==> flow/design.v <==
module pe_fc(
		input clk,
		input rst_n,
		input signed [7:0] data_i,
		input signed [7:0] weight_i,
		input signed [15:0] bias_i,
		input en,
		input bias_en,
		input flush,
		output reg signed [31:0] data_o
);
reg signed [15:0] mul;
reg signed [15:0] add;    
always @(posedge clk or negedge rst_n) begin
	if (!rst_n)
		mul <= 0;
	else 
		mul <= data_i * weight_i;
end
always @(*) begin
	if (en)
		add = mul;
	else if (bias_en)
		add = bias_i;
	else
		add = 0;
end
always @(posedge clk or negedge rst_n) begin
	if (!rst_n)
		data_o <= 0;
	else if (flush)
		data_o <= mul;
	else 
		data_o <= data_o + add;
end
endmodule
module fc_top(
	input wire clk,
	input wire rst_n,
	input wire valid_i,
	input wire [9*8-1:0] data_in,
	input wire [9*8-1:0] weight1,
	input wire [9*8-1:0] weight2,
	input wire [31:0] bias,
	output reg valid_o,
	output reg [7:0] data1_o,
	output reg [7:0] data2_o
);
parameter M0 = 4'd11;  
parameter n = 15;  
reg [9*8-1:0] weight1_inst;
reg [9*8-1:0] weight2_inst;
reg [32-1:0]  bias_inst;
wire signed [7:0] input_div [8:0];
wire signed [7:0] weight1_div [8:0];
wire signed [7:0] weight2_div [8:0];
wire signed [15:0] bias1;
wire signed [15:0] bias2;
reg       fc_en;
reg [3:0] cnt;
reg [5:0] num_cnt;
reg pe_en;
reg bias_en;
reg flush;
reg signed [7:0] pe_data;
reg signed [7:0] pe_weight1;
reg signed [7:0] pe_weight2;
wire signed [31:0] data_o_1,data_o_2;
reg signed [35:0] data_big_1, data_big_2;
genvar input_allo;
generate for (input_allo=0; input_allo<9; input_allo=input_allo+1)
	begin: INPUT_ALLOCATION
		assign input_div[input_allo] = data_in[(input_allo+1)*8 -1-:8];	
	end
endgenerate
genvar weight_allo;
generate for (weight_allo=0; weight_allo<9; weight_allo=weight_allo+1)
	begin: WEIGHT_ALLOCATION
		assign weight1_div[weight_allo] = weight1_inst[(weight_allo+1)*8 -1-:8];	
		assign weight2_div[weight_allo] = weight2_inst[(weight_allo+1)*8 -1-:8];	
	end
endgenerate
assign bias1 = bias_inst[15:0];
assign bias2 = bias_inst[31:16];
always @(posedge clk or negedge rst_n) begin
	if (!rst_n)
		weight1_inst <= 0;
	else if (valid_i)
		weight1_inst <= weight1;
end
always @(posedge clk or negedge rst_n) begin
	if (!rst_n)
		weight2_inst <= 0;
	else if (valid_i)
		weight2_inst <= weight2;
end
always @(posedge clk or negedge rst_n) begin
	if (!rst_n)
		bias_inst <= 0;
	else if (valid_i)
		bias_inst <= bias;
end
always @(posedge clk or negedge rst_n) begin
	if (!rst_n)
		fc_en <= 1'b0;
	else if (valid_i)
		fc_en <= 1'b1;
	else if (cnt == 4'd11)
		fc_en <= 1'b0;
end
always @(posedge clk or negedge rst_n) begin
	if (!rst_n)
		cnt <= 0;
	else if (cnt == 4'd12)
		cnt <= 0;
	else if (valid_i | fc_en)
		cnt <= cnt + 1'b1;
end
always @(posedge clk or negedge rst_n) begin
	if (!rst_n)
		num_cnt <= 0;
	else if (num_cnt == 6'd32 && valid_i)
		num_cnt <= 6'd1;
	else if (valid_i)
		num_cnt <= num_cnt + 1'b1;
end
always @(posedge clk or negedge rst_n) begin
	if (!rst_n)
		pe_en <= 1'b0;
	else if ((cnt>= 5'd1) && (cnt<= 5'd9))
		pe_en <= 1'b1;
	else 
		pe_en <= 1'b0;
end
always @(posedge clk or negedge rst_n) begin
	if (!rst_n)
		bias_en <= 1'b0;
	else if ((cnt== 5'd10) && (num_cnt == 6'd1))
		bias_en <= 1'b1;
	else 
		bias_en <= 1'b0;
end
always @(posedge clk or negedge rst_n) begin
	if (!rst_n)
		flush <= 1'b0;
	else if ((cnt== 5'd1) && (num_cnt == 6'd1))
		flush <= 1'b1;
	else 
		flush <= 1'b0;
end
always @(*) begin
	if ((cnt>= 5'd1) && (cnt<= 5'd9))
		pe_data = input_div[cnt-1];
	else
		pe_data = 0;
end
always @(*) begin
	if ((cnt>= 5'd1) && (cnt<= 5'd9))
		pe_weight1 = weight1_div[cnt-1];
	else
		pe_weight1 = 0;
end
always @(*) begin
	if ((cnt>= 5'd1) && (cnt<= 5'd9))
		pe_weight2 = weight2_div[cnt-1];
	else
		pe_weight2 = 0;
end
pe_fc u_pe_fc1(
	.clk(clk),
	.rst_n(rst_n),
	.data_i(pe_data),
	.weight_i(pe_weight1),
	.bias_i(bias1),
	.en(pe_en),
	.bias_en(bias_en),
	.flush(flush),
	.data_o(data_o_1)
);
pe_fc u_pe_fc2(
	.clk(clk),
	.rst_n(rst_n),
	.data_i(pe_data),
	.weight_i(pe_weight2),
	.bias_i(bias2),
	.en(pe_en),
	.bias_en(bias_en),
	.flush(flush),
	.data_o(data_o_2)
);
always @(posedge clk or negedge rst_n) begin
	if (!rst_n)
		data_big_1 <= 0;
	else
		data_big_1 <= data_o_1 * $signed({1'b0, M0});
end
always @(posedge clk or negedge rst_n) begin
	if (!rst_n)
		data_big_2 <= 0;
	else
		data_big_2 <= data_o_2 * $signed({1'b0, M0});
end
always@(posedge clk or negedge rst_n) begin  
	if(!rst_n)
		data1_o <= 0;
	else if((cnt== 5'd12) && (num_cnt == 6'd32)) begin
		if (data_big_1[35])
			data1_o <= (&data_big_1[35:22])?data_big_1[22:15]:8'h80;
		else 
			data1_o <= data_big_1[35:22]?8'h7f:data_big_1[22:15];
	end
end
always@(posedge clk or negedge rst_n) begin  
	if(!rst_n)
		data2_o <= 0;
	else if((cnt== 5'd12) && (num_cnt == 6'd32)) begin
		if (data_big_2[35])
			data2_o <= (&data_big_2[35:22])?data_big_2[22:15]:8'h80;
		else 
			data2_o <= data_big_2[35:22]?8'h7f:data_big_2[22:15];
	end
end
always@(posedge clk or negedge rst_n) begin
	if(!rst_n)
		valid_o <= 1'b0;
	else if (valid_o)
		valid_o <= 1'b0;
	else if ((cnt== 5'd12) && (num_cnt == 6'd32))
		valid_o <= 1'b1;
end
endmodule 
--- tool output ---
### From RTL to reports: fc_top

Tool output for the design above before and after an edit, in the order of the flow.
"unedited" refers to lines of the RTL above, "edited" to lines of the edited file.
"difference": "edited" minus "unedited" as printed here.
Not given: n/a

* top module: fc_top
* clock port: clk
* standard-cell library: sky130hd
* library corner: tt_025C_1v80

### Diff

Unified diff, file above to edited file.
The edit is scripted: it alters the design's behaviour and was not made to optimise anything.

```diff
@@ -71,5 +71,7 @@
 generate for (input_allo=0; input_allo<9; input_allo=input_allo+1)
 	begin: INPUT_ALLOCATION
-		assign input_div[input_allo] = data_in[(input_allo+1)*8 -1-:8];	
+		reg signed [7:0] input_div_d1;
+		always @(posedge clk) input_div_d1 <= data_in[(input_allo+1)*8 -1-:8];	
+		assign input_div[input_allo] = input_div_d1;
 	end
 endgenerate
```

### After elaboration

Yosys after proc, flatten, opt, wreduce and memory -nomap, before mapping. Print and check cells are not counted. Equal cells are merged and count once.

Word-level totals
* register bits after elaboration: unedited 375, edited 447, difference +72
* input port bits: unedited 251, edited 251, difference 0

Operators by class
* add/subtract/negate cells: unedited 5, edited 5, difference 0
* $mul: unedited 4, edited 4, difference 0
* order comparisons: unedited 2, edited 2, difference 0
* equality and inequality tests: unedited 14, edited 14, difference 0
* multiplexer cells: unedited 29, edited 29, difference 0
* bitwise operators: unedited 1, edited 1, difference 0
* reductions and logical operators: unedited 13, edited 13, difference 0

Operator kinds equal on both sides are left out: 27.

### Depth

Yosys ltp: most cells in a row. Word level: on the elaborated netlist, between registers, memories and ports. Mapped: between sequential cells and ports; inverters and the memories' decode and read muxes count.

Logic depth
* word-level depth: unedited 5, edited 5, difference 0
* ABC_AREA: unedited 0, edited 0
* depth in mapped cells: unedited 30, edited 31, difference +1
* gate-level depth less buffers: unedited 27, edited 27, difference 0

### Netlist

Yosys stat after the flow's synthesis: flattened, memories mapped to cells. It holds for the ABC_AREA given above (unset counts as 0); a run with the other value may have another netlist.

Cell types
* sky130_fd_sc_hd__dfxtp_1: unedited 0, edited 72, difference +72
* sky130_fd_sc_hd__a21oi_1: unedited 126, edited 93, difference -33
* sky130_fd_sc_hd__a21oi_2: unedited 0, edited 12, difference +12
* sky130_fd_sc_hd__a222oi_1: unedited 24, edited 13, difference -11
* sky130_fd_sc_hd__or2_1: unedited 7, edited 18, difference +11
* sky130_fd_sc_hd__and3_1: unedited 31, edited 21, difference -10
* sky130_fd_sc_hd__buf_2: unedited 25, edited 15, difference -10
* sky130_fd_sc_hd__a221oi_1: unedited 15, edited 25, difference +10
* sky130_fd_sc_hd__a22oi_1: unedited 40, edited 31, difference -9
* sky130_fd_sc_hd__nand4_1: unedited 35, edited 26, difference -9
* sky130_fd_sc_hd__clkbuf_1: unedited 74, edited 67, difference -7
* sky130_fd_sc_hd__o21bai_1: unedited 20, edited 13, difference -7
* sky130_fd_sc_hd__nor3b_1: unedited 8, edited 1, difference -7
* sky130_fd_sc_hd__nor4_1: unedited 12, edited 6, difference -6
* sky130_fd_sc_hd__o21ai_1: unedited 7, edited 1, difference -6
* sky130_fd_sc_hd__a32oi_1: unedited 6, edited 0, difference -6
* sky130_fd_sc_hd__a22o_1: unedited 49, edited 54, difference +5
* sky130_fd_sc_hd__nor3_1: unedited 36, edited 31, difference -5

Cell types equal on both sides are left out: 13.
Not every row of either side is listed.

Synthesis totals
* cell count: unedited 2922, edited 2891, difference -31
* chip area (Yosys) (sq um): unedited 28112.0, edited 29066.6, difference +954.6
* area of sequential cells (sq um): unedited 8633.3, edited 10074.7, difference +1441.4
* mapped flip-flops: unedited 345, edited 417, difference +72

By module: a second synthesis without flattening, with its own total; a netlist apart from the flattened one above.

Unflattened totals
* cell total of the unflattened synthesis: unedited 2831, edited 2967, difference +136
* area total of the unflattened synthesis (sq um): unedited 27769.1, edited 29540.8, difference +1771.7

Each row is one instance without its submodules.

Modules, unedited
* fc_top: times used 1, cells 1553, area 16248.1 sq um
* pe_fc: times used 2, cells 639, area 5760.5 sq um

Modules, edited
* fc_top: times used 1, cells 1625, area 17689.5 sq um
* pe_fc: times used 2, cells 671, area 5925.7 sq um

### Path before layout

Source: OpenSTA report_checks on the synthesized netlist (no wires, ideal clock, input and output delay 20% of the period each), path of least setup slack; recovery checks are left aside. Register names are those of the netlist, which keeps one name where synthesis merged equal registers.

Path after synthesis
* path kind: unedited input to register, edited register to register
* start point: unedited input port data_in[39], edited register cnt[0]
* end point: unedited register u_pe_fc1.mul[14], edited register u_pe_fc1.mul[14]
* period (ps): unedited 8000, edited 8000, difference 0
* input delay (ps): unedited 1600
* setup time (ps): unedited 116, edited 116, difference 0
* launch time at the first pin (ps): unedited 1600, edited 0, difference -1600
* arrival time (ps): unedited 6485, edited 6174, difference -311
* required time (ps): unedited 7884, edited 7884, difference 0
* slack (ps): unedited 1400, edited 1710, difference +310
* delay of the path (ps): unedited 5001, edited 6290, difference +1289
* stages: unedited 23, edited 29, difference +6
* period reached after synthesis (ps): unedited 6600, edited 6290, difference -310

"delay of the path" = arrival - input delay + setup time.
"stages" counts driving pins, that of a launching flip-flop among them; a cell with two outputs on the path counts twice.
"period reached after synthesis" is the clock period less the worst setup slack; recovery checks do not enter. This is arithmetic on one report: input and output delays are still those of the set period (20% each).
The rows between start and end are the longest chain of elaborated cells between them; the timing report does not say that the signal goes this way. Where chains are equally long, one stands for them.
A line is the first line of the expression or statement that the cell stems from. Yosys adds cells for indexed reads and writes and turns some case tables into memories.
A register here has more assigning lines than the two given.

Between the ends, after synthesis, unedited:
* cell sequence: sky130_fd_sc_hd__a222oi_1 sky130_fd_sc_hd__nand2_1 sky130_fd_sc_hd__a32oi_1 sky130_fd_sc_hd__nand4_1 sky130_fd_sc_hd__nand2_1 sky130_fd_sc_hd__clkbuf_1 sky130_fd_sc_hd__nor2_1 sky130_fd_sc_hd__fa_1 sky130_fd_sc_hd__inv_1 sky130_fd_sc_hd__fa_1 sky130_fd_sc_hd__inv_1 sky130_fd_sc_hd__fa_1 sky130_fd_sc_hd__inv_1 sky130_fd_sc_hd__fa_1 sky130_fd_sc_hd__inv_1 sky130_fd_sc_hd__ha_1 sky130_fd_sc_hd__o21ai_0 sky130_fd_sc_hd__a21boi_0 sky130_fd_sc_hd__o21ai_0 sky130_fd_sc_hd__a21boi_0 sky130_fd_sc_hd__o21ai_0 sky130_fd_sc_hd__nor2b_1 sky130_fd_sc_hd__o311ai_0
* cells in the longest elaborated chain: 3
* elaborated cells between the ends (all ways): 3
* classes of those cells: mul: 1; mux: 2

Ends and longest elaborated chain, after synthesis, unedited
* start, declared: line 41 `input wire [9*8-1:0] data_in,`
* 8-bit parallel mux with 9-bit select: line 153 `pe_data = input_div[cnt-1];`
* 8-bit two-way mux: line 152 `if ((cnt>= 5'd1) && (cnt<= 5'd9))`
* 8-bit by 8-bit multiplier with 16-bit output: line 18 `mul <= data_i * weight_i;`
* end, assigned: line 16 `mul <= 0;`
* end, assigned: line 18
* end, declared: line 12 `reg signed [15:0] mul;`

Between the ends, after synthesis, edited:
* cell sequence: sky130_fd_sc_hd__dfrtp_1 sky130_fd_sc_hd__inv_1 sky130_fd_sc_hd__ha_1 sky130_fd_sc_hd__buf_2 sky130_fd_sc_hd__nand3b_1 sky130_fd_sc_hd__o41ai_4 sky130_fd_sc_hd__and2_1 sky130_fd_sc_hd__buf_4 sky130_fd_sc_hd__a22o_1 sky130_fd_sc_hd__a221oi_1 sky130_fd_sc_hd__nand3_1 sky130_fd_sc_hd__a21oi_2 sky130_fd_sc_hd__nor2_1 sky130_fd_sc_hd__fa_1 sky130_fd_sc_hd__inv_1 sky130_fd_sc_hd__fa_1 sky130_fd_sc_hd__inv_1 sky130_fd_sc_hd__fa_1 sky130_fd_sc_hd__inv_1 sky130_fd_sc_hd__fa_1 sky130_fd_sc_hd__inv_1 sky130_fd_sc_hd__ha_1 sky130_fd_sc_hd__o21ai_0 sky130_fd_sc_hd__a21boi_0 sky130_fd_sc_hd__o21ai_0 sky130_fd_sc_hd__a21boi_0 sky130_fd_sc_hd__o21ai_0 sky130_fd_sc_hd__nor2b_1 sky130_fd_sc_hd__o311ai_0
* cells in the longest elaborated chain: 5
* elaborated cells between the ends (all ways): 18
* classes of those cells: add/sub: 1; mul: 1; compare: 2; eq/ne: 8; mux: 4; reduce/logical: 2

Ends and longest elaborated chain, after synthesis, edited
* start, declared: line 60 `reg [3:0] cnt;`
* start, assigned: line 115 `cnt <= 0;`
* start, assigned: line 119 `cnt <= cnt + 1'b1;`
* 4-bit by 1-bit subtractor with 4-bit output: line 155 `pe_data = input_div[cnt-1];`
* 4-bit equality test: line 155
* 8-bit parallel mux with 9-bit select: line 155
* 8-bit two-way mux: line 154 `if ((cnt>= 5'd1) && (cnt<= 5'd9))`
* 8-bit by 8-bit multiplier with 16-bit output: line 18 `mul <= data_i * weight_i;`
* end, assigned: line 16 `mul <= 0;`
* end, assigned: line 18
* end, declared: line 12 `reg signed [15:0] mul;`

### Path in the finished layout

From the final timing report of the runs of pair 1: the path of least setup slack in the routed layout; clock arrival at registers is part of the times.
The path's times are printed in steps of 10 ps; the period is the one set.

Path post-layout
* path kind: unedited register to register, edited register to register
* start point: unedited register cnt[1], edited register cnt[1]
* end point: unedited register u_pe_fc1.mul[14], edited register u_pe_fc2.mul[14]
* period (ps): unedited 7570, edited 7570, difference 0
* setup time (ps): unedited 120, edited 80, difference -40
* launch time at the first pin (ps): unedited 600, edited 600, difference 0
* arrival time (ps): unedited 7530, edited 7620, difference +90
* required time (ps): unedited 8030, edited 8070, difference +40
* slack (ps): unedited 500, edited 450, difference -50
* stages: unedited 25, edited 27, difference +2

The rows between start and end are the longest chain of elaborated cells between them; the timing report does not say that the signal goes this way. Where chains are equally long, one stands for them.
A register here has more assigning lines than the two given.

Between the ends, post-layout, unedited:
* cell sequence: sky130_fd_sc_hd__dfrtp_2 sky130_fd_sc_hd__inv_1 sky130_fd_sc_hd__ha_1 sky130_fd_sc_hd__inv_1 sky130_fd_sc_hd__nor2_1 sky130_fd_sc_hd__buf_4 sky130_fd_sc_hd__a22oi_1 sky130_fd_sc_hd__and3_1 sky130_fd_sc_hd__nand2b_2 sky130_fd_sc_hd__or2_2 sky130_fd_sc_hd__fa_1 sky130_fd_sc_hd__fa_1 sky130_fd_sc_hd__inv_1 sky130_fd_sc_hd__fa_1 sky130_fd_sc_hd__inv_1 sky130_fd_sc_hd__fa_1 sky130_fd_sc_hd__inv_1 sky130_fd_sc_hd__ha_1 sky130_fd_sc_hd__o21ai_0 sky130_fd_sc_hd__a21boi_0 sky130_fd_sc_hd__o21ai_0 sky130_fd_sc_hd__a21boi_0 sky130_fd_sc_hd__o21ai_0 sky130_fd_sc_hd__nor2b_1 sky130_fd_sc_hd__o311ai_0
* cells in the longest elaborated chain: 5
* elaborated cells between the ends (all ways): 18
* classes of those cells: add/sub: 1; mul: 1; compare: 2; eq/ne: 8; mux: 4; reduce/logical: 2

Ends and longest elaborated chain, post-layout, unedited
* start, declared: line 60 `reg [3:0] cnt;`
* start, assigned: line 113 `cnt <= 0;`
* start, assigned: line 117 `cnt <= cnt + 1'b1;`
* 4-bit by 1-bit subtractor with 4-bit output: line 153 `pe_data = input_div[cnt-1];`
* 4-bit equality test: line 153
* 8-bit parallel mux with 9-bit select: line 153
* 8-bit two-way mux: line 152 `if ((cnt>= 5'd1) && (cnt<= 5'd9))`
* 8-bit by 8-bit multiplier with 16-bit output: line 18 `mul <= data_i * weight_i;`
* end, assigned: line 16 `mul <= 0;`
* end, assigned: line 18
* end, declared: line 12 `reg signed [15:0] mul;`

Between the ends, post-layout, edited:
* cell sequence: sky130_fd_sc_hd__dfrtp_2 sky130_fd_sc_hd__inv_1 sky130_fd_sc_hd__ha_2 sky130_fd_sc_hd__buf_4 sky130_fd_sc_hd__o41ai_4 sky130_fd_sc_hd__and2_1 sky130_fd_sc_hd__a22o_1 sky130_fd_sc_hd__a221oi_2 sky130_fd_sc_hd__and3_4 sky130_fd_sc_hd__nand2b_1 sky130_fd_sc_hd__buf_4 sky130_fd_sc_hd__or2_1 sky130_fd_sc_hd__fa_1 sky130_fd_sc_hd__fa_1 sky130_fd_sc_hd__inv_1 sky130_fd_sc_hd__fa_1 sky130_fd_sc_hd__inv_1 sky130_fd_sc_hd__fa_1 sky130_fd_sc_hd__inv_1 sky130_fd_sc_hd__ha_1 sky130_fd_sc_hd__o21ai_0 sky130_fd_sc_hd__a21boi_0 sky130_fd_sc_hd__o21ai_0 sky130_fd_sc_hd__a21boi_0 sky130_fd_sc_hd__o21ai_0 sky130_fd_sc_hd__nor2b_1 sky130_fd_sc_hd__o211ai_1
* cells in the longest elaborated chain: 5
* elaborated cells between the ends (all ways): 18
* classes of those cells: add/sub: 1; mul: 1; compare: 2; eq/ne: 8; mux: 4; reduce/logical: 2

Ends and longest elaborated chain, post-layout, edited
* start, declared: line 60 `reg [3:0] cnt;`
* start, assigned: line 115 `cnt <= 0;`
* start, assigned: line 119 `cnt <= cnt + 1'b1;`
* 4-bit by 1-bit subtractor with 4-bit output: line 155 `pe_data = input_div[cnt-1];`
* 4-bit equality test: line 155
* 8-bit parallel mux with 9-bit select: line 155
* 8-bit two-way mux: line 154 `if ((cnt>= 5'd1) && (cnt<= 5'd9))`
* 8-bit by 8-bit multiplier with 16-bit output: line 18 `mul <= data_i * weight_i;`
* end, assigned: line 16 `mul <= 0;`
* end, assigned: line 18
* end, declared: line 12 `reg signed [15:0] mul;`

### Flow runs

Runs of the flow (Yosys, OpenROAD) on both versions; the two runs of a pair have the same settings. The constraints put input and output delay at 20% of the set period each and load the outputs with 0.01 pF.

Flow settings, pair 1:
* CORE_UTILIZATION: 40
* PLACE_DENSITY: 0.6
* period_ns: 7.57
* CAP_MARGIN: 20
* CORE_MARGIN: 2
* SLEW_MARGIN: 20

Results, pair 1
* mapped cell area after synthesis (sq um): unedited 28112.0, edited 29066.6, difference +954.6
* die footprint (sq um): unedited 72417.5, edited 74837.8, difference +2420.3
* standard-cell area after layout (sq um): unedited 33374.5, edited 34501.8, difference +1127.3
* utilization after layout: unedited 0.478, edited 0.481, difference +0.003
* lowest setup slack (ps): unedited 500, edited 454, difference -46
* sum of negative setup slack (ps): unedited 0, edited 0, difference 0
* period achieved (ps): unedited 7070, edited 7116, difference +46

Flow settings, pair 2:
* CAP_MARGIN: 25
* CORE_ASPECT_RATIO: 1.56
* CORE_UTILIZATION: 26
* PLACE_DENSITY: 0.66
* SETUP_SLACK_MARGIN: 1.8
* SLEW_MARGIN: 20
* TNS_END_PERCENT: 35
* period_ns: 6.64
* CORE_MARGIN: 2

Results, pair 2
* mapped cell area after synthesis (sq um): unedited 28112.0, edited 29066.6, difference +954.6
* die footprint (sq um): unedited 110833.0, edited 114551.0, difference +3718.0
* standard-cell area after layout (sq um): unedited 36736.5, edited 36682.7, difference -53.8
* utilization after layout: unedited 0.343, edited 0.33, difference -0.013
* lowest setup slack (ps): unedited 582, edited 397, difference -185
* sum of negative setup slack (ps): unedited 0, edited 0, difference 0
* period achieved (ps): unedited 6058, edited 6243, difference +185

"period achieved" is the run's clock period less its worst setup slack. It is reckoned from that one timing run; input and output delays stay at 20% of the period that was set.
--- end ---
